==> flow/design.v <==
`timescale 1ns / 1ps
module vga(
	input logic clk,
	input logic reset,
	output logic hsync,
	output logic vsync,		
	output logic [9:0] hc,
	output logic [9:0] vc
	);
parameter hpixels = 800;  
parameter vlines = 521;   
parameter hpulse = 96; 	  
parameter vpulse = 2; 	  
parameter hbp = 144; 	  
parameter hfp = 784; 	  
parameter vbp = 31; 	  
parameter vfp = 511; 	  
always @( posedge clk )
begin
		if ( reset )
		begin
			hc <= 0;
			vc <= 0;
		end
		else
		if ( hc < hpixels - 1)
			hc <= hc + 1;
		else
		begin
			hc <= 0;
			if (vc < vlines - 1)
				vc <= vc + 1;
			else
				vc <= 0;
		end
	end
assign hsync = (hc < hpulse) ? 0:1;
assign vsync = (vc < vpulse) ? 0:1;
endmodule
module game(
    input logic clk,
    input logic [9:0] xpos,
    input logic [9:0] ypos,
    input logic rightmove,
    input logic leftmove,
    input logic reset,
    output logic [2:0] red,
    output logic [2:0] green,
    output logic [2:0] blue);
logic [8:0] paddlePosition;
logic [2:0] quadAr, quadBr;
always @(posedge clk)
begin
if ( reset == 1 )
paddlePosition = 280;
else if ( rightmove == 1 )
paddlePosition = paddlePosition + 3;
else if ( leftmove == 1 )
paddlePosition = paddlePosition - 3; 
end
logic [9:0] ballX;
logic [8:0] ballY;
logic ballXpos, ballYpos;
logic Xbounce, Ybounce;
wire endOfFrame = (xpos == 0 && ypos == 480);
integer b; 
always @(posedge clk) 
begin
 if (reset)
 begin
  ballX <= 0;
  ballY <= 0;
 end
 else if (endOfFrame) 
 begin 
  if (ballX == 0 && ballY == 0) 
  begin   
  ballX <= 25;
  ballY <= 280;  
  end
  else
   begin
   if (ballXpos ^ Xbounce) 
    ballX <= ballX + b;  
   else 
    ballX <= ballX - b;  
   if (ballYpos ^ Ybounce) 
    ballY <= ballY + b;   
   else
    ballY <= ballY - b;   
  end
 end 
end
logic [5:0] missTimer; 
logic brick_alive1;
logic brick_alive2;
logic brick_alive3;
logic brick_alive4;
logic brick_alive5;
logic brick_alive6;
logic brick_alive7;
logic brick_alive8;
logic brick_alive9; 
logic brick_alive10;
logic brick_alive11;
logic brick_alive12;
logic brick_alive13;
logic brick_alive14;
logic brick_alive15;
logic brick_alive16;
logic brick_alive17;
logic brick_alive18;
logic brick_alive19;
logic brick_alive20;
logic brick_alive21;
logic brick_alive22;
logic brick_alive23;
logic brick_alive24;
logic brick_alive25;
logic brick_alive26;
logic brick_alive27;
logic brick_alive28;
logic brick_alive29;
logic brick_alive30;
logic brick_alive31;
logic brick_alive32;
logic brick_alive33;
logic brick_alive34;
logic brick_alive35;
logic brick_alive36;
logic brick_alive37;
logic brick_alive38;  
logic brick_alive39;
logic brick_alive40;
logic brick_alive41;
logic brick_alive42;
logic brick_alive43;
logic brick_alive44;
logic brick_alive45; 
logic brick_alive46;
logic brick_alive47;
logic brick_alive48;
logic brick_alive49;
logic brick_alive50;
logic brick_alive51;
logic brick_alive52;
logic brick_alive53;
logic brick_alive54;
logic brick_alive55;
logic brick_alive56;
logic brick_alive57;
logic brick_alive58;
logic brick_alive59;
logic brick_alive60;
logic brick_alive61;
logic brick_alive62;
logic brick_alive63;
logic brick_alive64;
logic brick_alive65;
logic brick_alive66;
logic brick_alive67;
logic brick_alive68;
logic brick_alive69;
logic brick_alive70;
logic brick_alive71;
logic brick_alive72;
logic brick_alive73;
logic brick_alive74;
logic brick_alive75;
logic brick_alive76;
logic brick_alive77;
logic brick_alive78;
logic brick_alive79;
logic brick_alive80;
logic brick_alive81;
logic brick_alive82;
logic brick_alive83;
logic brick_alive84;
logic brick_alive85;
logic brick_alive86;
logic brick_alive87;
logic brick_alive88;
logic brick_alive89;
logic brick_alive90;
logic brick_alive91;
logic brick_alive92;
logic brick_alive93;
logic brick_alive94;
logic brick_alive95;
logic brick_alive96;
wire area = (xpos < 640 && ypos < 480);
wire top = (area && ypos <= 10);
wire bottom = (area && ypos >= 476);
wire left = (area && xpos <= 3);
wire right = (area && xpos >= 637);
wire border = (area && (left || right || top ));
wire brick1 = ((area && xpos >= 13 && xpos <=55 && ypos<=50 && ypos>=30)&& brick_alive1);
wire brick2 = ((area && xpos >= 65 && xpos <=107 && ypos<=50 && ypos>=30)&& brick_alive2);
wire brick3 = ((area && xpos >= 117 && xpos <=159 && ypos<=50 && ypos>=30)&& brick_alive3);
wire brick4 = ((area && xpos >= 169 && xpos <=211 && ypos<=50 && ypos>=30)&& brick_alive4);
wire brick5 = ((area && xpos >= 221 && xpos <=263 && ypos<=50 && ypos>=30)&& brick_alive5);
wire brick6 = ((area && xpos >= 273 && xpos <=315 && ypos<=50 && ypos>=30)&& brick_alive6);
wire brick7 = ((area && xpos >= 325 && xpos <=367 && ypos<=50 && ypos>=30)&& brick_alive7);
wire brick8 = ((area && xpos >= 377 && xpos <=419 && ypos<=50 && ypos>=30)&& brick_alive8);
wire brick9 = ((area && xpos >= 429 && xpos <=471 && ypos<=50 && ypos>=30)&& brick_alive9);
wire brick10 = ((area && xpos >= 481 && xpos <=523 && ypos<=50 && ypos>=30)&& brick_alive10);
wire brick11 = ((area && xpos >= 533 && xpos <=575 && ypos<=50 && ypos>=30)&& brick_alive11);
wire brick12 = ((area && xpos >= 585 && xpos <=627 && ypos<=50 && ypos>=30)&& brick_alive12);
wire brick13 = ((area && xpos >= 13 && xpos <=55 && ypos<=80 && ypos>=60)&& brick_alive13);
wire brick14 = ((area && xpos >= 65 && xpos <=107 && ypos<=80 && ypos>=60)&& brick_alive14);
wire brick15 = ((area && xpos >= 117 && xpos <=159 && ypos<=80 && ypos>=60)&& brick_alive15);
wire brick16 = ((area && xpos >= 169 && xpos <=211 && ypos<=80 && ypos>=60)&& brick_alive16);
wire brick17 = ((area && xpos >= 221 && xpos <=263 && ypos<=80 && ypos>=60)&& brick_alive17);
wire brick18 = ((area && xpos >= 273 && xpos <=315 && ypos<=80 && ypos>=60)&& brick_alive18);
wire brick19 = ((area && xpos >= 325 && xpos <=367 && ypos<=80 && ypos>=60)&& brick_alive19);
wire brick20 = ((area && xpos >= 377 && xpos <=419 && ypos<=80 && ypos>=60)&& brick_alive20);
wire brick21 = ((area && xpos >= 429 && xpos <=471 && ypos<=80 && ypos>=60)&& brick_alive21);
wire brick22 = ((area && xpos >= 481 && xpos <=523 && ypos<=80 && ypos>=60)&& brick_alive22);
wire brick23 = ((area && xpos >= 533 && xpos <=575 && ypos<=80 && ypos>=60)&& brick_alive23);
wire brick24 = ((area && xpos >= 585 && xpos <=627 && ypos<=80 && ypos>=60)&& brick_alive24);
wire brick25 = ((area && xpos >= 13 && xpos <=55 && ypos<=110 && ypos>=90)&& brick_alive25);
wire brick26 = ((area && xpos >= 65 && xpos <=107 && ypos<=110 && ypos>=90)&& brick_alive26);
wire brick27 = ((area && xpos >= 117 && xpos <=159 && ypos<=110 && ypos>=90)&& brick_alive27);
wire brick28 = ((area && xpos >= 169 && xpos <=211 && ypos<=110 && ypos>=90)&& brick_alive28);
wire brick29 = ((area && xpos >= 221 && xpos <=263 && ypos<=110 && ypos>=90)&& brick_alive29);
wire brick30 = ((area && xpos >= 273 && xpos <=315 && ypos<=110 && ypos>=90)&& brick_alive30);
wire brick31 = ((area && xpos >= 325 && xpos <=367 && ypos<=110 && ypos>=90)&& brick_alive31);
wire brick32 = ((area && xpos >= 377 && xpos <=419 && ypos<=110 && ypos>=90)&& brick_alive32);
wire brick33 = ((area && xpos >= 429 && xpos <=471 && ypos<=110 && ypos>=90)&& brick_alive33);
wire brick34 = ((area && xpos >= 481 && xpos <=523 && ypos<=110 && ypos>=90)&& brick_alive34);
wire brick35 = ((area && xpos >= 533 && xpos <=575 && ypos<=110 && ypos>=90)&& brick_alive35);
wire brick36 = ((area && xpos >= 585 && xpos <=627 && ypos<=110 && ypos>=90)&& brick_alive36);
wire brick37 = ((area && xpos >= 13 && xpos <=55 && ypos<=140 && ypos>=120)&& brick_alive37);
wire brick38 = ((area && xpos >= 65 && xpos <=107 && ypos<=140 && ypos>=120)&& brick_alive38);
wire brick39 = ((area && xpos >= 117 && xpos <=159 && ypos<=140 && ypos>=120)&& brick_alive39);
wire brick40 = ((area && xpos >= 169 && xpos <=211 && ypos<=140 && ypos>=120)&& brick_alive40);
wire brick41 = ((area && xpos >= 221 && xpos <=263 && ypos<=140 && ypos>=120)&& brick_alive41);
wire brick42 = ((area && xpos >= 273 && xpos <=315 && ypos<=140 && ypos>=120)&& brick_alive42);
wire brick43 = ((area && xpos >= 325 && xpos <=367 && ypos<=140 && ypos>=120)&& brick_alive43);
wire brick44 = ((area && xpos >= 377 && xpos <=419 && ypos<=140 && ypos>=120)&& brick_alive44);
wire brick45 = ((area && xpos >= 429 && xpos <=471 && ypos<=140 && ypos>=120)&& brick_alive45);
wire brick46 = ((area && xpos >= 481 && xpos <=523 && ypos<=140 && ypos>=120)&& brick_alive46);
wire brick47 = ((area && xpos >= 533 && xpos <=575 && ypos<=140 && ypos>=120)&& brick_alive47);
wire brick48 = ((area && xpos >= 585 && xpos <=627 && ypos<=140 && ypos>=120)&& brick_alive48);
wire brick49 = ((area && xpos >= 13 && xpos <=55 && ypos<=170 && ypos>=150)&& brick_alive49);
wire brick50 = ((area && xpos >= 65 && xpos <=107 && ypos<=170 && ypos>=150)&& brick_alive50);
wire brick51 = ((area && xpos >= 117 && xpos <=159 && ypos<=170 && ypos>=150)&& brick_alive51);
wire brick52 = ((area && xpos >= 169 && xpos <=211 && ypos<=170 && ypos>=150)&& brick_alive52);
wire brick53 = ((area && xpos >= 221 && xpos <=263 && ypos<=170 && ypos>=150)&& brick_alive53);
wire brick54 = ((area && xpos >= 273 && xpos <=315 && ypos<=170 && ypos>=150)&& brick_alive54);
wire brick55 = ((area && xpos >= 325 && xpos <=367 && ypos<=170 && ypos>=150)&& brick_alive55);
wire brick56 = ((area && xpos >= 377 && xpos <=419 && ypos<=170 && ypos>=150)&& brick_alive56);
wire brick57 = ((area && xpos >= 429 && xpos <=471 && ypos<=170 && ypos>=150)&& brick_alive57);
wire brick58 = ((area && xpos >= 481 && xpos <=523 && ypos<=170 && ypos>=150)&& brick_alive58);
wire brick59 = ((area && xpos >= 533 && xpos <=575 && ypos<=170 && ypos>=150)&& brick_alive59);
wire brick60 = ((area && xpos >= 585 && xpos <=627 && ypos<=170 && ypos>=150)&& brick_alive60);
wire brick61 = ((area && xpos >= 13 && xpos <=55 && ypos<=200 && ypos>=180)&& brick_alive61);
wire brick62 = ((area && xpos >= 65 && xpos <=107 && ypos<=200 && ypos>=180)&& brick_alive62);
wire brick63 = ((area && xpos >= 117 && xpos <=159 && ypos<=200 && ypos>=180)&& brick_alive63);
wire brick64 = ((area && xpos >= 169 && xpos <=211 && ypos<=200 && ypos>=180)&& brick_alive64);
wire brick65 = ((area && xpos >= 221 && xpos <=263 && ypos<=200 && ypos>=180)&& brick_alive65);
wire brick66 = ((area && xpos >= 273 && xpos <=315 && ypos<=200 && ypos>=180)&& brick_alive66);
wire brick67 = ((area && xpos >= 325 && xpos <=367 && ypos<=200 && ypos>=180)&& brick_alive67);
wire brick68 = ((area && xpos >= 377 && xpos <=419 && ypos<=200 && ypos>=180)&& brick_alive68);
wire brick69 = ((area && xpos >= 429 && xpos <=471 && ypos<=200 && ypos>=180)&& brick_alive69);
wire brick70 = ((area && xpos >= 481 && xpos <=523 && ypos<=200 && ypos>=180)&& brick_alive70);
wire brick71 = ((area && xpos >= 533 && xpos <=575 && ypos<=200 && ypos>=180)&& brick_alive71);
wire brick72 = ((area && xpos >= 585 && xpos <=627 && ypos<=200 && ypos>=180)&& brick_alive72);
wire brick73 = ((area && xpos >= 13 && xpos <=55 && ypos<=230 && ypos>=210)&& brick_alive73);
wire brick74 = ((area && xpos >= 65 && xpos <=107 && ypos<=230 && ypos>=210)&& brick_alive74);
wire brick75 = ((area && xpos >= 117 && xpos <=159 && ypos<=230 && ypos>=210)&& brick_alive75);
wire brick76 = ((area && xpos >= 169 && xpos <=211 && ypos<=230 && ypos>=210)&& brick_alive76);
wire brick77 = ((area && xpos >= 221 && xpos <=263 && ypos<=230 && ypos>=210)&& brick_alive77);
wire brick78 = ((area && xpos >= 273 && xpos <=315 && ypos<=230 && ypos>=210)&& brick_alive78);
wire brick79 = ((area && xpos >= 325 && xpos <=367 && ypos<=230 && ypos>=210)&& brick_alive79);
wire brick80 = ((area && xpos >= 377 && xpos <=419 && ypos<=230 && ypos>=210)&& brick_alive80);
wire brick81 = ((area && xpos >= 429 && xpos <=471 && ypos<=230 && ypos>=210)&& brick_alive81);
wire brick82 = ((area && xpos >= 481 && xpos <=523 && ypos<=230 && ypos>=210)&& brick_alive82);
wire brick83 = ((area && xpos >= 533 && xpos <=575 && ypos<=230 && ypos>=210)&& brick_alive83);
wire brick84 = ((area && xpos >= 585 && xpos <=627 && ypos<=230 && ypos>=210)&& brick_alive84);
wire brick85 = ((area && xpos >= 13 && xpos <=55 && ypos<=260 && ypos>=240)&& brick_alive85);
wire brick86 = ((area && xpos >= 65 && xpos <=107 && ypos<=260 && ypos>=240)&& brick_alive86);
wire brick87 = ((area && xpos >= 117 && xpos <=159 && ypos<=260 && ypos>=240)&& brick_alive87);
wire brick88 = ((area && xpos >= 169 && xpos <=211 && ypos<=260 && ypos>=240)&& brick_alive88);
wire brick89 = ((area && xpos >= 221 && xpos <=263 && ypos<=260 && ypos>=240)&& brick_alive89);
wire brick90 = ((area && xpos >= 273 && xpos <=315 && ypos<=260 && ypos>=240)&& brick_alive90);
wire brick91 = ((area && xpos >= 325 && xpos <=367 && ypos<=260 && ypos>=240)&& brick_alive91);
wire brick92 = ((area && xpos >= 377 && xpos <=419 && ypos<=260 && ypos>=240)&& brick_alive92);
wire brick93 = ((area && xpos >= 429 && xpos <=471 && ypos<=260 && ypos>=240)&& brick_alive93);
wire brick94 = ((area && xpos >= 481 && xpos <=523 && ypos<=260 && ypos>=240)&& brick_alive94);
wire brick95 = ((area && xpos >= 533 && xpos <=575 && ypos<=260 && ypos>=240)&& brick_alive95);
wire brick96 = ((area && xpos >= 585 && xpos <=627 && ypos<=260 && ypos>=240)&& brick_alive96);
integer a;
wire paddle = (xpos >= paddlePosition+4 && xpos <= paddlePosition+80+a && ypos >= 440 && ypos <= 447); 
wire ball = (xpos >= ballX && xpos <= ballX+5 && ypos >= ballY && ypos <= ballY+5); 
wire background = (area && !(border || paddle || ball));
wire missed = area && missTimer != 0;
wire reditems = (missed || border || paddle || ball || brick1 || brick2 || brick3 || brick4 || brick5 || brick6 || brick7 || brick8 
                                                 || brick9 || brick10 || brick11 || brick12 || brick13 || brick14 || brick15 || brick16 
                 || brick17 || brick18 || brick19 || brick20 || brick21 || brick22 || brick23 || brick24 
                 || brick73 || brick74 || brick75 || brick76 || brick77 || brick78 || brick79 || brick80 
                 || brick81 || brick82 || brick83 || brick84 || brick85 || brick86 || brick87 || brick88 
                 || brick89 || brick90 || brick91 || brick92 || brick93 || brick94 || brick95 || brick96);
wire greenitems = (missed ||  border || paddle ||ball || brick25 || brick26 || brick27 || brick28 || brick29 || brick32
                                  || brick33 || brick34 || brick35 || brick36 || brick37 || brick38 || brick39 || brick40 
                                  || brick41 || brick42 || brick43 || brick44 || brick45 || brick46 || brick47 || brick48 
                                  || brick49 || brick50 || brick51 || brick52 || brick53 || brick54 || brick55 || brick56 
                                  || brick57 || brick58 || brick59 || brick60 || brick61 || brick62 || brick63 || brick64 
                                  || brick65 || brick66 || brick67 || brick68 || brick69 || brick70 || brick71 || brick72 
                                  || brick73 || brick74 || brick75 || brick76 || brick77 || brick78 || brick79 || brick80 
                                  || brick81 || brick82 || brick83 || brick84 || brick85 || brick86 || brick87 || brick88 
                                  || brick89 || brick90 || brick91 || brick92 || brick93 || brick94 || brick95 || brick96);
wire blueitems = (missed ||  border || paddle || ball || brick25 || brick26 || brick27 || brick28 || brick29 || brick30 || brick31 || brick32 
                                                   || brick33 || brick34 || brick35 || brick36 || brick37 || brick38 || brick39 || brick40 
                                                 || brick41 || brick42 || brick43 || brick44 || brick45 || brick46 || brick47 || brick48);
wire red1 = reditems & 1;
wire green1 = greenitems & 1;
wire blue1 = blueitems & 1;
assign red  = { reditems,red1, red1};
assign green =  { greenitems, green1, green1 };
assign blue  =  { blueitems, blue1, blue1 };
always @(posedge clk)
begin
 if (reset)
  begin
  Xbounce <= 0;
  Ybounce <= 0;
  missTimer <= 0;
  ballXpos <= 1;
  ballYpos <= 1;
a = 4;
b = 3;
brick_alive1=1;
brick_alive2=1;
brick_alive3=1;
brick_alive4=1;
brick_alive5=1;
brick_alive6=1;
brick_alive7=1;
brick_alive8=1;
brick_alive9=1; 
brick_alive10=1;
brick_alive11=1;
brick_alive12=1;
brick_alive13=1;
brick_alive14=1;
brick_alive15=1;
brick_alive16=1;
brick_alive17=1;
brick_alive18=1;
brick_alive19=1;
brick_alive20=1;
brick_alive21=1;
brick_alive22=1;
brick_alive23=1;
brick_alive24=1;
brick_alive25=1;
brick_alive26=1;
brick_alive27=1;
brick_alive28=1;
brick_alive29=1;
brick_alive30=1;
brick_alive31=1;
brick_alive32=1;
brick_alive33=1;
brick_alive34=1;
brick_alive35=1;
brick_alive36=1;
brick_alive37=1;
brick_alive38=1;  
brick_alive39=1;
brick_alive40=1;
brick_alive41=1;
brick_alive42=1;
brick_alive43=1;
brick_alive44=1;
brick_alive45=1; 
brick_alive46=1;
brick_alive47=1;
brick_alive48=1;
brick_alive49=1;
brick_alive50=1;
brick_alive51=1;
brick_alive52=1;
brick_alive53=1;
brick_alive54=1;
brick_alive55=1;
brick_alive56=1;
brick_alive57=1;
brick_alive58=1;
brick_alive59=1;
brick_alive60=1;
brick_alive61=1;
brick_alive62=1;
brick_alive63=1;
brick_alive64=1;
brick_alive65=1;
brick_alive66=1;
brick_alive67=1;
brick_alive68=1;
brick_alive69=1;
brick_alive70=1;
brick_alive71=1;
brick_alive72=1;
brick_alive73=1;
brick_alive74=1;
brick_alive75=1;
brick_alive76=1;
brick_alive77=1;
brick_alive78=1;
brick_alive79=1;
brick_alive80=1;
brick_alive81=1;
brick_alive82=1;
brick_alive83=1;
brick_alive84=1;
brick_alive85=1;
brick_alive86=1;
brick_alive87=1;
brick_alive88=1;
brick_alive89=1;
brick_alive90=1;
brick_alive91=1;
brick_alive92=1;
brick_alive93=1;
brick_alive94=1;
brick_alive95=1;
brick_alive96=1;
  end
 else if (!endOfFrame)
  begin
  if (ball && (left || right))
   Xbounce <= 1;
  if (ball && (top || bottom || (paddle && ballYpos)))
   Ybounce <= 1;
  if (ball && bottom)
   missTimer <= 60; 
     if (ball && (area && xpos >= 13 && xpos <=55 && ypos<=50 && ypos>=30)) 
     brick_alive1 = 0;
     if (ball && (area && xpos >= 65 && xpos <=107 && ypos<=50 && ypos>=30)) 
     brick_alive2=0;
     if (ball&& (area && xpos >= 117 && xpos <=159 && ypos<=50 && ypos>=30))
     brick_alive3=0;
     if ( ball && (area && xpos >= 169 && xpos <=211 && ypos<=50 && ypos>=30)) 
    brick_alive4=0;
     if ( ball && (area && xpos >= 221 && xpos <=263 && ypos<=50 && ypos>=30)) 
    brick_alive5=0;
     if ( ball&& (area && xpos >= 273 && xpos <=315 && ypos<=50 && ypos>=30)) 
    brick_alive6=0;
     if (ball&& (area && xpos >= 325 && xpos <=367 && ypos<=50 && ypos>=30)) begin
    brick_alive7=0;
    end
     if ( ball&& (area && xpos >= 377 && xpos <=419 && ypos<=50 && ypos>=30)) begin
    brick_alive8=0;
    end
     if ( ball&& (area && xpos >= 429 && xpos <=471 && ypos<=50 && ypos>=30)) begin
    brick_alive9=0;
    end
     if ( ball && (area && xpos >= 481 && xpos <=523 && ypos<=50 && ypos>=30)) begin
    brick_alive10=0;
    end
     if ( ball && (area && xpos >= 533 && xpos <=575 && ypos<=50 && ypos>=30)) begin
    brick_alive11=0;
    end
     if ( ball && (area && xpos >= 585 && xpos <=627 && ypos<=50 && ypos>=30)) begin
    brick_alive12=0;
    end
     if (ball && (area && xpos >= 13 && xpos <=55 && ypos<=80 && ypos>=60))begin
     brick_alive13 = 0;
    end
     if (ball && (area && xpos >= 65 && xpos <=107 && ypos<=80 && ypos>=60)) begin
     brick_alive14=0;
    end
     if (ball&& (area && xpos >= 117 && xpos <=159 && ypos<=80 && ypos>=60))begin
     brick_alive15=0;
    end
     if ( ball && (area && xpos >= 169 && xpos <=211 && ypos<=80 && ypos>=60)) begin
    brick_alive16=0;
    end
     if ( ball && (area && xpos >= 221 && xpos <=263 && ypos<=80 && ypos>=60)) begin
    brick_alive17=0;
    end
     if ( ball&& (area && xpos >= 273 && xpos <=315 && ypos<=80 && ypos>=60)) begin
    brick_alive18=0;
    end
     if (ball&& (area && xpos >= 325 && xpos <=367 && ypos<=80 && ypos>=60)) begin
    brick_alive19=0;
    end
     if ( ball&& (area && xpos >= 377 && xpos <=419 && ypos<=80 && ypos>=60)) begin
    brick_alive20=0;
    end
     if ( ball&& (area && xpos >= 429 && xpos <=471 && ypos<=80 && ypos>=60)) begin
    brick_alive21=0;
    end
     if ( ball && (area && xpos >= 481 && xpos <=523 && ypos<=80 && ypos>=60)) begin
    brick_alive22=0;
    end
     if ( ball && (area && xpos >= 533 && xpos <=575 && ypos<=80 && ypos>=60)) begin
    brick_alive23=0;
    end
     if ( ball && (area && xpos >= 585 && xpos <=627 && ypos<=80 && ypos>=60)) begin
    brick_alive24=0;
    end
     if (ball && (area && xpos >= 13 && xpos <=55 && ypos<=110 && ypos>=90)) begin
     brick_alive25 = 0;
    end
     if (ball && (area && xpos >= 65 && xpos <=107 && ypos<=110 && ypos>=90)) begin
     brick_alive26=0;
    end
     if (ball&& (area && xpos >= 117 && xpos <=159 && ypos<=110 && ypos>=90))begin
     brick_alive27=0;
    end
     if ( ball && (area && xpos >= 169 && xpos <=211 && ypos<=110 && ypos>=90)) begin
    brick_alive28=0;
    end
     if ( ball && (area && xpos >= 221 && xpos <=263 && ypos<=110 && ypos>=90)) begin
    brick_alive29=0;
    end
     if ( ball&& (area && xpos >= 273 && xpos <=315 && ypos<=110 && ypos>=90)) begin
    brick_alive30=0;
    a=40;
    end
     if (ball&& (area && xpos >= 325 && xpos <=367 && ypos<=110 && ypos>=90)) begin
    brick_alive31=0;
    b=5;
    end
     if ( ball&& (area && xpos >= 377 && xpos <=419 && ypos<=110 && ypos>=90)) begin
    brick_alive32=0;
    end
     if ( ball&& (area && xpos >= 429 && xpos <=471 && ypos<=110 && ypos>=90)) begin
    brick_alive33=0;
    end
     if ( ball && (area && xpos >= 481 && xpos <=523 && ypos<=110 && ypos>=90)) begin
    brick_alive34=0;
    end
     if ( ball && (area && xpos >= 533 && xpos <=575 && ypos<=110 && ypos>=90)) begin
    brick_alive35=0;
    end
     if ( ball && (area && xpos >= 585 && xpos <=627 && ypos<=110 && ypos>=90)) begin
    brick_alive36=0;
    end
     if (ball && (area && xpos >= 13 && xpos <=55 && ypos<=140 && ypos>=120))begin
     brick_alive37 = 0;
    end
     if (ball && (area && xpos >= 65 && xpos <=107 && ypos<=140 && ypos>=120)) begin
     brick_alive38=0;
    end
     if (ball&& (area && xpos >= 117 && xpos <=159 && ypos<=140 && ypos>=120))begin
     brick_alive39=0;
    end
     if ( ball && (area && xpos >= 169 && xpos <=211 && ypos<=140 && ypos>=120)) begin
    brick_alive40=0;
    end
     if ( ball && (area && xpos >= 221 && xpos <=263 && ypos<=140 && ypos>=120)) begin
    brick_alive41=0;
    end
     if ( ball&& (area && xpos >= 273 && xpos <=315 && ypos<=140 && ypos>=120)) begin
    brick_alive42=0;
    end
     if (ball&& (area && xpos >= 325 && xpos <=367 && ypos<=140 && ypos>=120)) begin
    brick_alive43=0;
    end
     if ( ball&& (area && xpos >= 377 && xpos <=419 && ypos<=140 && ypos>=120)) begin
    brick_alive44=0;
    end
     if ( ball&& (area && xpos >= 429 && xpos <=471 && ypos<=140 && ypos>=120)) begin
    brick_alive45=0;
    end
     if ( ball && (area && xpos >= 481 && xpos <=523 && ypos<=140 && ypos>=120)) begin
    brick_alive46=0;
    end
     if ( ball && (area && xpos >= 533 && xpos <=575 && ypos<=140 && ypos>=120)) begin
    brick_alive47=0;
    end
     if ( ball && (area && xpos >= 585 && xpos <=627 && ypos<=140 && ypos>=120)) begin
    brick_alive48=0;
    end
     if (ball && (area && xpos >= 13 && xpos <=55 && ypos<=170 && ypos>=150)) begin
     brick_alive49 = 0;
    end
     if (ball && (area && xpos >= 65 && xpos <=107 && ypos<=170 && ypos>=150)) begin
     brick_alive50=0;
    end
     if (ball&& (area && xpos >= 117 && xpos <=159 && ypos<=170 && ypos>=150))begin
     brick_alive51=0;
    end
     if ( ball && (area && xpos >= 169 && xpos <=211 && ypos<=170 && ypos>=150)) begin
    brick_alive52=0;
    end
     if ( ball && (area && xpos >= 221 && xpos <=263 && ypos<=170 && ypos>=150)) begin
    brick_alive53=0;
    end
     if ( ball&& (area && xpos >= 273 && xpos <=315 && ypos<=170 && ypos>=150)) begin
    brick_alive54=0;
    end
     if (ball&& (area && xpos >= 325 && xpos <=367 && ypos<=170 && ypos>=150)) begin
    brick_alive55=0;
    end
     if ( ball&& (area && xpos >= 377 && xpos <=419 && ypos<=170 && ypos>=150)) begin
    brick_alive56=0;
    end
     if ( ball&& (area && xpos >= 429 && xpos <=471 && ypos<=170 && ypos>=150)) begin
    brick_alive57=0;
    end
     if ( ball && (area && xpos >= 481 && xpos <=523 && ypos<=170 && ypos>=150)) begin
    brick_alive58=0;
    end
     if ( ball && (area && xpos >= 533 && xpos <=575 && ypos<=170 && ypos>=150)) begin
    brick_alive59=0;
    end
     if ( ball && (area && xpos >= 585 && xpos <=627 && ypos<=170 && ypos>=150)) begin
    brick_alive60=0;
    end
     if (ball && (area && xpos >= 13 && xpos <=55 && ypos<=200 && ypos>=180)) begin
     brick_alive61 = 0;
    end
     if (ball && (area && xpos >= 65 && xpos <=107 && ypos<=200 && ypos>=180)) begin
     brick_alive62=0;
    end
     if (ball&& (area && xpos >= 117 && xpos <=159 && ypos<=200 && ypos>=180))begin
     brick_alive63=0;
    end
     if ( ball && (area && xpos >= 169 && xpos <=211 && ypos<=200 && ypos>=180)) begin
    brick_alive64=0;
    end
     if ( ball && (area && xpos >= 221 && xpos <=263 && ypos<=200 && ypos>=180)) begin
    brick_alive65=0;
    end
     if ( ball&& (area && xpos >= 273 && xpos <=315 && ypos<=200 && ypos>=180)) begin
    brick_alive66=0;
    end
     if (ball&& (area && xpos >= 325 && xpos <=367 && ypos<=200 && ypos>=180)) begin
    brick_alive67=0;
    end
     if ( ball&& (area && xpos >= 377 && xpos <=419 && ypos<=200 && ypos>=180)) begin
    brick_alive68=0;
    end
     if ( ball&& (area && xpos >= 429 && xpos <=471 && ypos<=200 && ypos>=180)) begin
    brick_alive69=0;   
    end
     if ( ball && (area && xpos >= 481 && xpos <=523 && ypos<=200 && ypos>=180)) begin
    brick_alive70=0;
    end
     if ( ball && (area && xpos >= 533 && xpos <=575 && ypos<=200 && ypos>=180)) begin
    brick_alive71=0;
    end
     if ( ball && (area && xpos >= 585 && xpos <=627 && ypos<=200 && ypos>=180)) begin
    brick_alive72=0;
    end
     if (ball && (area && xpos >= 13 && xpos <=55 && ypos<=230 && ypos>=210)) begin
     brick_alive73 =0;
    end
     if (ball && (area && xpos >= 65 && xpos <=107 && ypos<=230 && ypos>=210)) begin
     brick_alive74=0;
    end
     if (ball&& (area && xpos >= 117 && xpos <=159 && ypos<=230 && ypos>=210))begin
     brick_alive75=0;
    end
     if ( ball && (area && xpos >= 169 && xpos <=211 && ypos<=230 && ypos>=210)) begin
    brick_alive76=0;
    end
     if ( ball && (area && xpos >= 221 && xpos <=263 && ypos<=230 && ypos>=210)) begin
    brick_alive77=0;
    end
     if ( ball&& (area && xpos >= 273 && xpos <=315 && ypos<=230 && ypos>=210)) begin
    brick_alive78=0;
    end
     if (ball&& (area && xpos >= 325 && xpos <=367 && ypos<=230 && ypos>=210)) begin
    brick_alive79=0;
    end
     if ( ball&& (area && xpos >= 377 && xpos <=419 && ypos<=230 && ypos>=210)) begin
    brick_alive80=0;
    end
     if ( ball&& (area && xpos >= 429 && xpos <=471 && ypos<=230 && ypos>=210)) begin
    brick_alive81=0;
    end
     if ( ball && (area && xpos >= 481 && xpos <=523 && ypos<=230 && ypos>=210)) begin
    brick_alive82=0;
    end
     if ( ball && (area && xpos >= 533 && xpos <=575 && ypos<=230 && ypos>=210)) begin
    brick_alive83=0;
    end
     if ( ball && (area && xpos >= 585 && xpos <=627 && ypos<=230 && ypos>=210)) begin
    brick_alive84=0;
    end
     if (ball && (area && xpos >= 13 && xpos <=55 && ypos<=260 && ypos>=240)) begin
     brick_alive85 = 0;
    end
     if (ball && (area && xpos >= 65 && xpos <=107 && ypos<=260 && ypos>=240)) begin
     brick_alive86=0;
    end
     if (ball&& (area && xpos >= 117 && xpos <=159 && ypos<=260 && ypos>=240))begin
     brick_alive87=0;
    end
     if ( ball && (area && xpos >= 169 && xpos <=211 && ypos<=260 && ypos>=240)) begin
    brick_alive88=0;
    end
     if ( ball && (area && xpos >= 221 && xpos <=263 && ypos<=260 && ypos>=240)) begin
    brick_alive89=0;
    end
     if ( ball&& (area && xpos >= 273 && xpos <=315 && ypos<=260 && ypos>=240)) begin
    brick_alive90=0;
    end
     if (ball&& (area && xpos >= 325 && xpos <=367 && ypos<=260 && ypos>=240)) begin
    brick_alive91=0;
    end
     if ( ball&& (area && xpos >= 377 && xpos <=419 && ypos<=260 && ypos>=240)) begin
    brick_alive92=0;
    end
     if ( ball&& (area && xpos >= 429 && xpos <=471 && ypos<=260 && ypos>=240)) begin
    brick_alive93=0;
    end
     if ( ball && (area && xpos >= 481 && xpos <=523 && ypos<=260 && ypos>=240)) begin
    brick_alive94=0;
    end
     if ( ball && (area && xpos >= 533 && xpos <=575 && ypos<=260 && ypos>=240)) begin
    brick_alive95=0;
    end
     if ( ball && (area && xpos >= 585 && xpos <=627 && ypos<=260 && ypos>=240)) begin
    brick_alive96=0;
    end    
 end
  else 
  begin
  if (ballX == 0 && ballY == 0)
   begin 
   ballXpos <= 1;
   ballYpos <= 1;
   Xbounce <= 0;
   Ybounce <= 0;
  end 
  else 
  begin
   if (Xbounce)
    ballXpos <= ~ballXpos;
   if (Ybounce)
    ballYpos <= ~ballYpos;   
   Xbounce <= 0; 
   Ybounce <= 0; 
   if (missTimer != 0)
    missTimer <= missTimer - 1;
  end
 end
end  
endmodule
module breakout(
    input logic clk,
    input logic right,
    input logic left,
    input logic reset,
    output logic [2:0] red,
    output logic [2:0] green,
    output logic [2:0] blue,
    output logic hsync,
    output logic vsync
    );
logic [9:0] xpos;
logic [9:0] ypos;
vga signal_generator_inst(clk, reset, hsync, vsync, xpos, ypos);
game game_inst(clk, xpos, ypos, right, left, reset, red, green, blue);                                                                  
endmodule
# From RTL to reports: breakout
# Tool output for the design above, in the order of the flow.
# Lines are those of the file above, counted from 1.
# Operators carry their Yosys type and port widths (W data, S select, Z words).
# Library cell names are shortened.
# The mark n/a stands for no value.
# inputs
top_module,breakout
clk_port,clk
cell_library,sky130hd
corner,tt_025C_1v80

# Elaborated design
# Yosys after proc, flatten, opt, wreduce and memory -nomap, before mapping. Memory bits, and registers merged into a memory's read port (data or address), are not among the register bits. Print and check cells are not counted. Equal cells are merged and count once.
# word_totals
ff_bits,158
input_bits,4
output_inout_bits,11
word_cells,886
# classes
addsub,14
compare,58
equal,3
muxes,17
n_logic,6
n_reduce_logical,680
# op_table
cell,n
$logic_and A1 B1 Y1,427
$reduce_and A2 Y1,98
$logic_or A1 B1 Y1,144
$le A10 B32 Y1,3
$ge A10 B9 Y1 const B,7
$le A10 B9 Y1 const B,7
$ge A10 B8 Y1 const B,6
$le A10 B8 Y1 const B,6
$ge A10 B7 Y1 const B,4
$mux W9,4
$ge A10 B32 Y1,1
$ge A10 B10 Y1 const B,3
$le A10 B10 Y1 const B,3
$lt A10 B10 Y1 const B,3
$le A10 B7 Y1 const B,3
$mux W10,3
$mux W6,4
$add A10 B1 Y10 const B,2
$le A10 B6 Y1 const B,2
$logic_not A10 Y1,2
$add A9 B3 Y10 const B,2
$add A10 B3 Y11 const B,1
$add A10 B6 Y11,1
$ge A10 B10 Y1,1
$le A10 B2 Y1 const B,1
$lt A10 B2 Y1 const B,1
$add A10 B3 Y10,1
$sub A10 B3 Y10,1
# Not listed: further kinds 23, cells in them 37.

# Longest topological paths
# Longest topological path by Yosys (ltp), each cell counted once; first at word level (registers and memories cut), then after technology mapping (sequential cells cut; the memories' decode and read muxes count).
# logic_depth
word_depth,79
ABC_AREA,0
ltp_mapped,16
ltp_nobuf,15

# Mapped cells and area
# Source: synth_stat.txt of the flow (Yosys; design flattened, memories mapped). It holds for the ABC_AREA given above (unset counts as 0); a run with the other value may have another netlist.
# The area totals of this step are shown rounded.
# by_type
cell,n,area_total_um2
dfxtp_1,156,3.12E+03
ha_1,95,1188.64
a21o_1,63,472.954
nand2_1,109,409.142
xnor2_1,43,376.611
o21ai_0,66,330.317
nand2b_1,51,319.056
nor2_1,82,307.795
a21oi_1,57,285.274
xor2_1,29,253.994
inv_1,53,198.941
nand3_1,39,195.187
buf_4,18,135.13
a22oi_1,17,127.622
nor3_1,25,125.12
nand4_1,18,112.608
a222oi_1,11,110.106
buf_2,20,100.096
# Not listed: further types 64, cells in them 237.
# mapped
mapped_cells,1189
area_um2,10100
seq_area_um2,3120
flip_flops,156
buf_cells,69
# By module: a second synthesis without flattening, with its own total; a netlist apart from the flattened one above.
# unflattened
cells_unflattened,1197
area_unflattened_um2,9880
# Rows give one instance, submodules left out.
# by_module
module,instances,cells,mod_area_um2,mod_seq_area_um2
game,1,1092,8980,2720
vga,1,105,906,400
breakout,1,0,0.0,0.0

# Path before layout
# OpenSTA on the mapped netlist: ideal clock, no wires. The path of least setup slack (recovery checks aside). Input and output delay are each 20% of the period. Register names are those of the netlist, which keeps one name where synthesis merged equal registers.
# synth_timing
path_type,register -> output
from,reg game_inst.paddlePosition[2]
to,out green[0]
period_ns,8.0
output_delay_ns,1.600
t_first_pin_ns,0.000
t_arrival_ns,3.189
t_required_ns,6.400
slack_ns,3.211
delay_ns,3.189
driving_pins,16
n_path_buf,1
period_less_setup_slack_ns,4.789
# "delay_ns" = arrival - input delay + setup time.
# At an output port there is no setup time.
# "driving_pins" counts driving pins, that of a launching flip-flop among them; a cell with two outputs on the path counts twice.
# "period_less_setup_slack_ns" = period - worst setup slack (recovery checks aside). The figure is calculated, with input and output delays left at 20% of the set period.
# The rows between start and end are the longest chain of elaborated cells between them; the timing report does not say that the signal goes this way. Where chains are equally long, one stands for them.
# A line is the first line of the expression or statement that the cell stems from. Yosys adds cells for indexed reads and writes and turns some case tables into memories.
# At most two assigning lines are given for a register; there are more.
# synth_via
path_cell_list,dfxtp_1 ha_1 fa_1 nor2_1 nor2_1 o31ai_1 xor2_1 ha_1 nand3_1 a211o_1 a221oi_1 a2111oi_0 a211oi_1 nor4b_2 nand4_1 buf_4
elab_chain_len,78
cells_between,80
classes_between,add/sub: 3; compare: 2; reduce/logical: 75
# synth_rtl
element,line_no,text
from (decl),50,logic [8:0] paddlePosition;
from (assign),57,paddlePosition = paddlePosition + 3;
from (assign),59,paddlePosition = paddlePosition - 3;
$add A9 B7 Y10,294,wire paddle = (xpos >= paddlePosition+4 && xpos <= paddlePosition+80+a && ypos >= 440 && ypos <= 447);
$add A10 B6 Y11,294,
$le A10 B32 Y1,294,
$logic_and A1 B1 Y1 (3 in a row),294,
$logic_or A1 B1 Y1 (72 in a row),304,wire greenitems = (missed ||  border || paddle ||ball || brick25 || brick26 || brick27 || brick28 || brick29 | ...
to (decl),752,"output logic [2:0] green,"
# Some nets on the timed path still bear RTL names; the line given drives or declares the net.
# synth_named_nets
signal,line_no
game_inst.green1,304

# Path in the finished layout
# Path of least setup slack in the final report of flow run A (OpenROAD, finished layout, wires in). Where an end is a register, its clock arrival counts in the times.
# layout_timing
path_type,register -> output
from,reg game_inst.paddlePosition[2]
to,out blue[1]
period_ns,9.0
output_delay_ns,1.80
t_first_pin_ns,0.45
t_arrival_ns,4.67
t_required_ns,7.20
slack_ns,2.53
driving_pins,17
n_path_buf,1
# The rows between start and end are the longest chain of elaborated cells between them; the timing report does not say that the signal goes this way. Where chains are equally long, one stands for them.
# At most two assigning lines are given for a register; there are more.
# layout_via
path_cell_list,dfxtp_1 ha_1 fa_1 nor2_1 nor2_1 o31ai_1 xor2_1 ha_1 nand3_1 o22ai_1 nor3_1 a221oi_1 a2111oi_0 a211oi_1 nor4b_2 o21ai_1 clkdlybuf4s50_1
elab_chain_len,32
cells_between,34
classes_between,add/sub: 3; compare: 2; reduce/logical: 29
# layout_rtl
element,line_no,text
from (decl),50,logic [8:0] paddlePosition;
from (assign),57,paddlePosition = paddlePosition + 3;
from (assign),59,paddlePosition = paddlePosition - 3;
$add A9 B7 Y10,294,wire paddle = (xpos >= paddlePosition+4 && xpos <= paddlePosition+80+a && ypos >= 440 && ypos <= 447);
$add A10 B6 Y11,294,
$le A10 B32 Y1,294,
$logic_and A1 B1 Y1 (3 in a row),294,
$logic_or A1 B1 Y1 (26 in a row),313,wire blueitems = (missed ||  border || paddle || ball || brick25 || brick26 || brick27 || brick28 || brick29 | ...
to (decl),753,"output logic [2:0] blue,"

Stored flow runs of breakout (4 of them; Yosys, OpenROAD, sky130hd). They differ in their settings and are not a sequence. Constraints: input delay and output delay 20% of the set period each, output load 0.01 pF.
"timing.achieved_period_ns": clock period set for the run, less the worst setup slack. It is reckoned from that one timing run; input and output delays stay at 20% of the period that was set.
"timing.worst_path_ns" = time allowed to the worst setup path (clock period - input delay - output delay, where it has them) - its slack; a late launch clock adds to it, a late capture clock takes from it.
"totalPower_w" is the tool's figure for a default switching activity; nothing was simulated.
The results are shown rounded.

Flow run A, flow files:
==> flow/run.sh <==
#!/bin/bash
# the make line also repeats the synthesis and layout settings of config.mk as NAME=value (left out here)
make -C /OpenROAD-flow-scripts/flow DESIGN_CONFIG=/design/flow/config.mk WORK_HOME=/design/flow/orfs CLKGATE_MAP_FILE= finish
==> flow/config.mk <==
export PLATFORM = sky130hd
export DESIGN_NAME = breakout
export DESIGN_NICKNAME = breakout
export VERILOG_FILES = /design/flow/design.v
export SDC_FILE = /design/flow/constraint.sdc
export NUM_CORES = 4
export LEC_CHECK = 0
export ABC_AREA = 0
export CAP_MARGIN = 0
export CELL_PAD_IN_SITES_DETAIL_PLACEMENT = 1
export CELL_PAD_IN_SITES_GLOBAL_PLACEMENT = 2
export CORE_ASPECT_RATIO = 0.89
export CORE_MARGIN = 10
export CORE_UTILIZATION = 46
export CTS_CLUSTER_DIAMETER = 52
export GPL_ROUTABILITY_DRIVEN = 0
export HOLD_SLACK_MARGIN = 0.11
export MIN_ROUTING_LAYER = met1
export PLACE_DENSITY_LB_ADDON = 0.07
export SETUP_SLACK_MARGIN = 1.56
export SLEW_MARGIN = 5
export TNS_END_PERCENT = 35
==> flow/constraint.sdc <==
create_clock -name core_clock -period 9.0 [get_ports {clk}]
set_input_delay 1.8000 -clock core_clock [delete_from_list [all_inputs] [get_ports {clk}]]
set_output_delay 1.8000 -clock core_clock [all_outputs]
set_load 0.01 [all_outputs]

==> results of flow run A, as CSV <==
result,value
utilization_pct,51.2
timing.worst_path_ns,4.67
worstPathKind,"register -> output"
finalCellArea_um2,10900
totalPower_w,0.0017
yosys.chip_area_um2,10100
timing.achieved_period_ns,6.465
timing.hold.ws_ns,0.453
total_negative_slack_ns,0.000
total_die_area_um2,28200
fin_ws_ns,2.53

Flow run B, flow files:
==> flow/run.sh <==
#!/bin/bash
# the make line also repeats the synthesis and layout settings of config.mk as NAME=value (left out here)
make -C /OpenROAD-flow-scripts/flow DESIGN_CONFIG=/design/flow/config.mk WORK_HOME=/design/flow/orfs CLKGATE_MAP_FILE= finish
==> flow/config.mk <==
export PLATFORM = sky130hd
export DESIGN_NAME = breakout
export DESIGN_NICKNAME = breakout
export VERILOG_FILES = /design/flow/design.v
export SDC_FILE = /design/flow/constraint.sdc
export NUM_CORES = 4
export LEC_CHECK = 0
export ABC_AREA = 1
export CAP_MARGIN = 20
export CELL_PAD_IN_SITES_DETAIL_PLACEMENT = 1
export CORE_MARGIN = 2
export CORE_UTILIZATION = 40
export CTS_CLUSTER_DIAMETER = 291
export GPL_ROUTABILITY_DRIVEN = 0
export HOLD_SLACK_MARGIN = 0.23
export MAX_ROUTING_LAYER = met4
export SLEW_MARGIN = 20
==> flow/constraint.sdc <==
create_clock -name core_clock -period 8.0 [get_ports {clk}]
set_input_delay 1.6000 -clock core_clock [delete_from_list [all_inputs] [get_ports {clk}]]
set_output_delay 1.6000 -clock core_clock [all_outputs]
set_load 0.01 [all_outputs]

==> results of flow run B, as CSV <==
result,value
utilization_pct,43.9
timing.worst_path_ns,4.62
worstPathKind,"register -> output"
finalCellArea_um2,12200
totalPower_w,0.00193
yosys.chip_area_um2,11200
timing.achieved_period_ns,6.220
timing.hold.ws_ns,0.448
total_negative_slack_ns,0.000
total_die_area_um2,29400
fin_ws_ns,1.78

Flow run C, flow files:
==> flow/run.sh <==
#!/bin/bash
# the make line also repeats the synthesis and layout settings of config.mk as NAME=value (left out here)
make -C /OpenROAD-flow-scripts/flow DESIGN_CONFIG=/design/flow/config.mk WORK_HOME=/design/flow/orfs CLKGATE_MAP_FILE= finish
==> flow/config.mk <==
export PLATFORM = sky130hd
export DESIGN_NAME = breakout
export DESIGN_NICKNAME = breakout
export VERILOG_FILES = /design/flow/design.v
export SDC_FILE = /design/flow/constraint.sdc
export NUM_CORES = 4
export LEC_CHECK = 0
export CAP_MARGIN = 20
export CORE_MARGIN = 2
export CORE_UTILIZATION = 40
export SLEW_MARGIN = 20
==> flow/constraint.sdc <==
create_clock -name core_clock -period 8.0 [get_ports {clk}]
set_input_delay 1.6000 -clock core_clock [delete_from_list [all_inputs] [get_ports {clk}]]
set_output_delay 1.6000 -clock core_clock [all_outputs]
set_load 0.01 [all_outputs]

==> results of flow run C, as CSV <==
result,value
utilization_pct,43.8
timing.worst_path_ns,4.78
worstPathKind,"register -> output"
finalCellArea_um2,10900
totalPower_w,0.00189
yosys.chip_area_um2,10100
timing.achieved_period_ns,6.385
timing.hold.ws_ns,0.455
total_negative_slack_ns,0.000
total_die_area_um2,26400
fin_ws_ns,1.62

Flow run D, flow files:
==> flow/run.sh <==
#!/bin/bash
# the make line also repeats the synthesis and layout settings of config.mk as NAME=value (left out here)
make -C /OpenROAD-flow-scripts/flow DESIGN_CONFIG=/design/flow/config.mk WORK_HOME=/design/flow/orfs CLKGATE_MAP_FILE= finish
==> flow/config.mk <==
export PLATFORM = sky130hd
export DESIGN_NAME = breakout
export DESIGN_NICKNAME = breakout
export VERILOG_FILES = /design/flow/design.v
export SDC_FILE = /design/flow/constraint.sdc
export NUM_CORES = 4
export LEC_CHECK = 0
export ABC_AREA = 1
export CAP_MARGIN = 20
export CELL_PAD_IN_SITES_DETAIL_PLACEMENT = 1
export CELL_PAD_IN_SITES_GLOBAL_PLACEMENT = 2
export CORE_ASPECT_RATIO = 1.16
export CORE_MARGIN = 2
export CORE_UTILIZATION = 40
export CTS_CLUSTER_DIAMETER = 291
export GPL_ROUTABILITY_DRIVEN = 0
export MAX_ROUTING_LAYER = met4
export SLEW_MARGIN = 20
==> flow/constraint.sdc <==
create_clock -name core_clock -period 8.0 [get_ports {clk}]
set_input_delay 1.6000 -clock core_clock [delete_from_list [all_inputs] [get_ports {clk}]]
set_output_delay 1.6000 -clock core_clock [all_outputs]
set_load 0.01 [all_outputs]

==> results of flow run D, as CSV <==
result,value
utilization_pct,43.6
timing.worst_path_ns,4.48
worstPathKind,"register -> output"
finalCellArea_um2,12100
totalPower_w,0.00192
yosys.chip_area_um2,11200
timing.achieved_period_ns,6.077
timing.hold.ws_ns,0.447
total_negative_slack_ns,0.000
total_die_area_um2,29400
fin_ws_ns,1.92
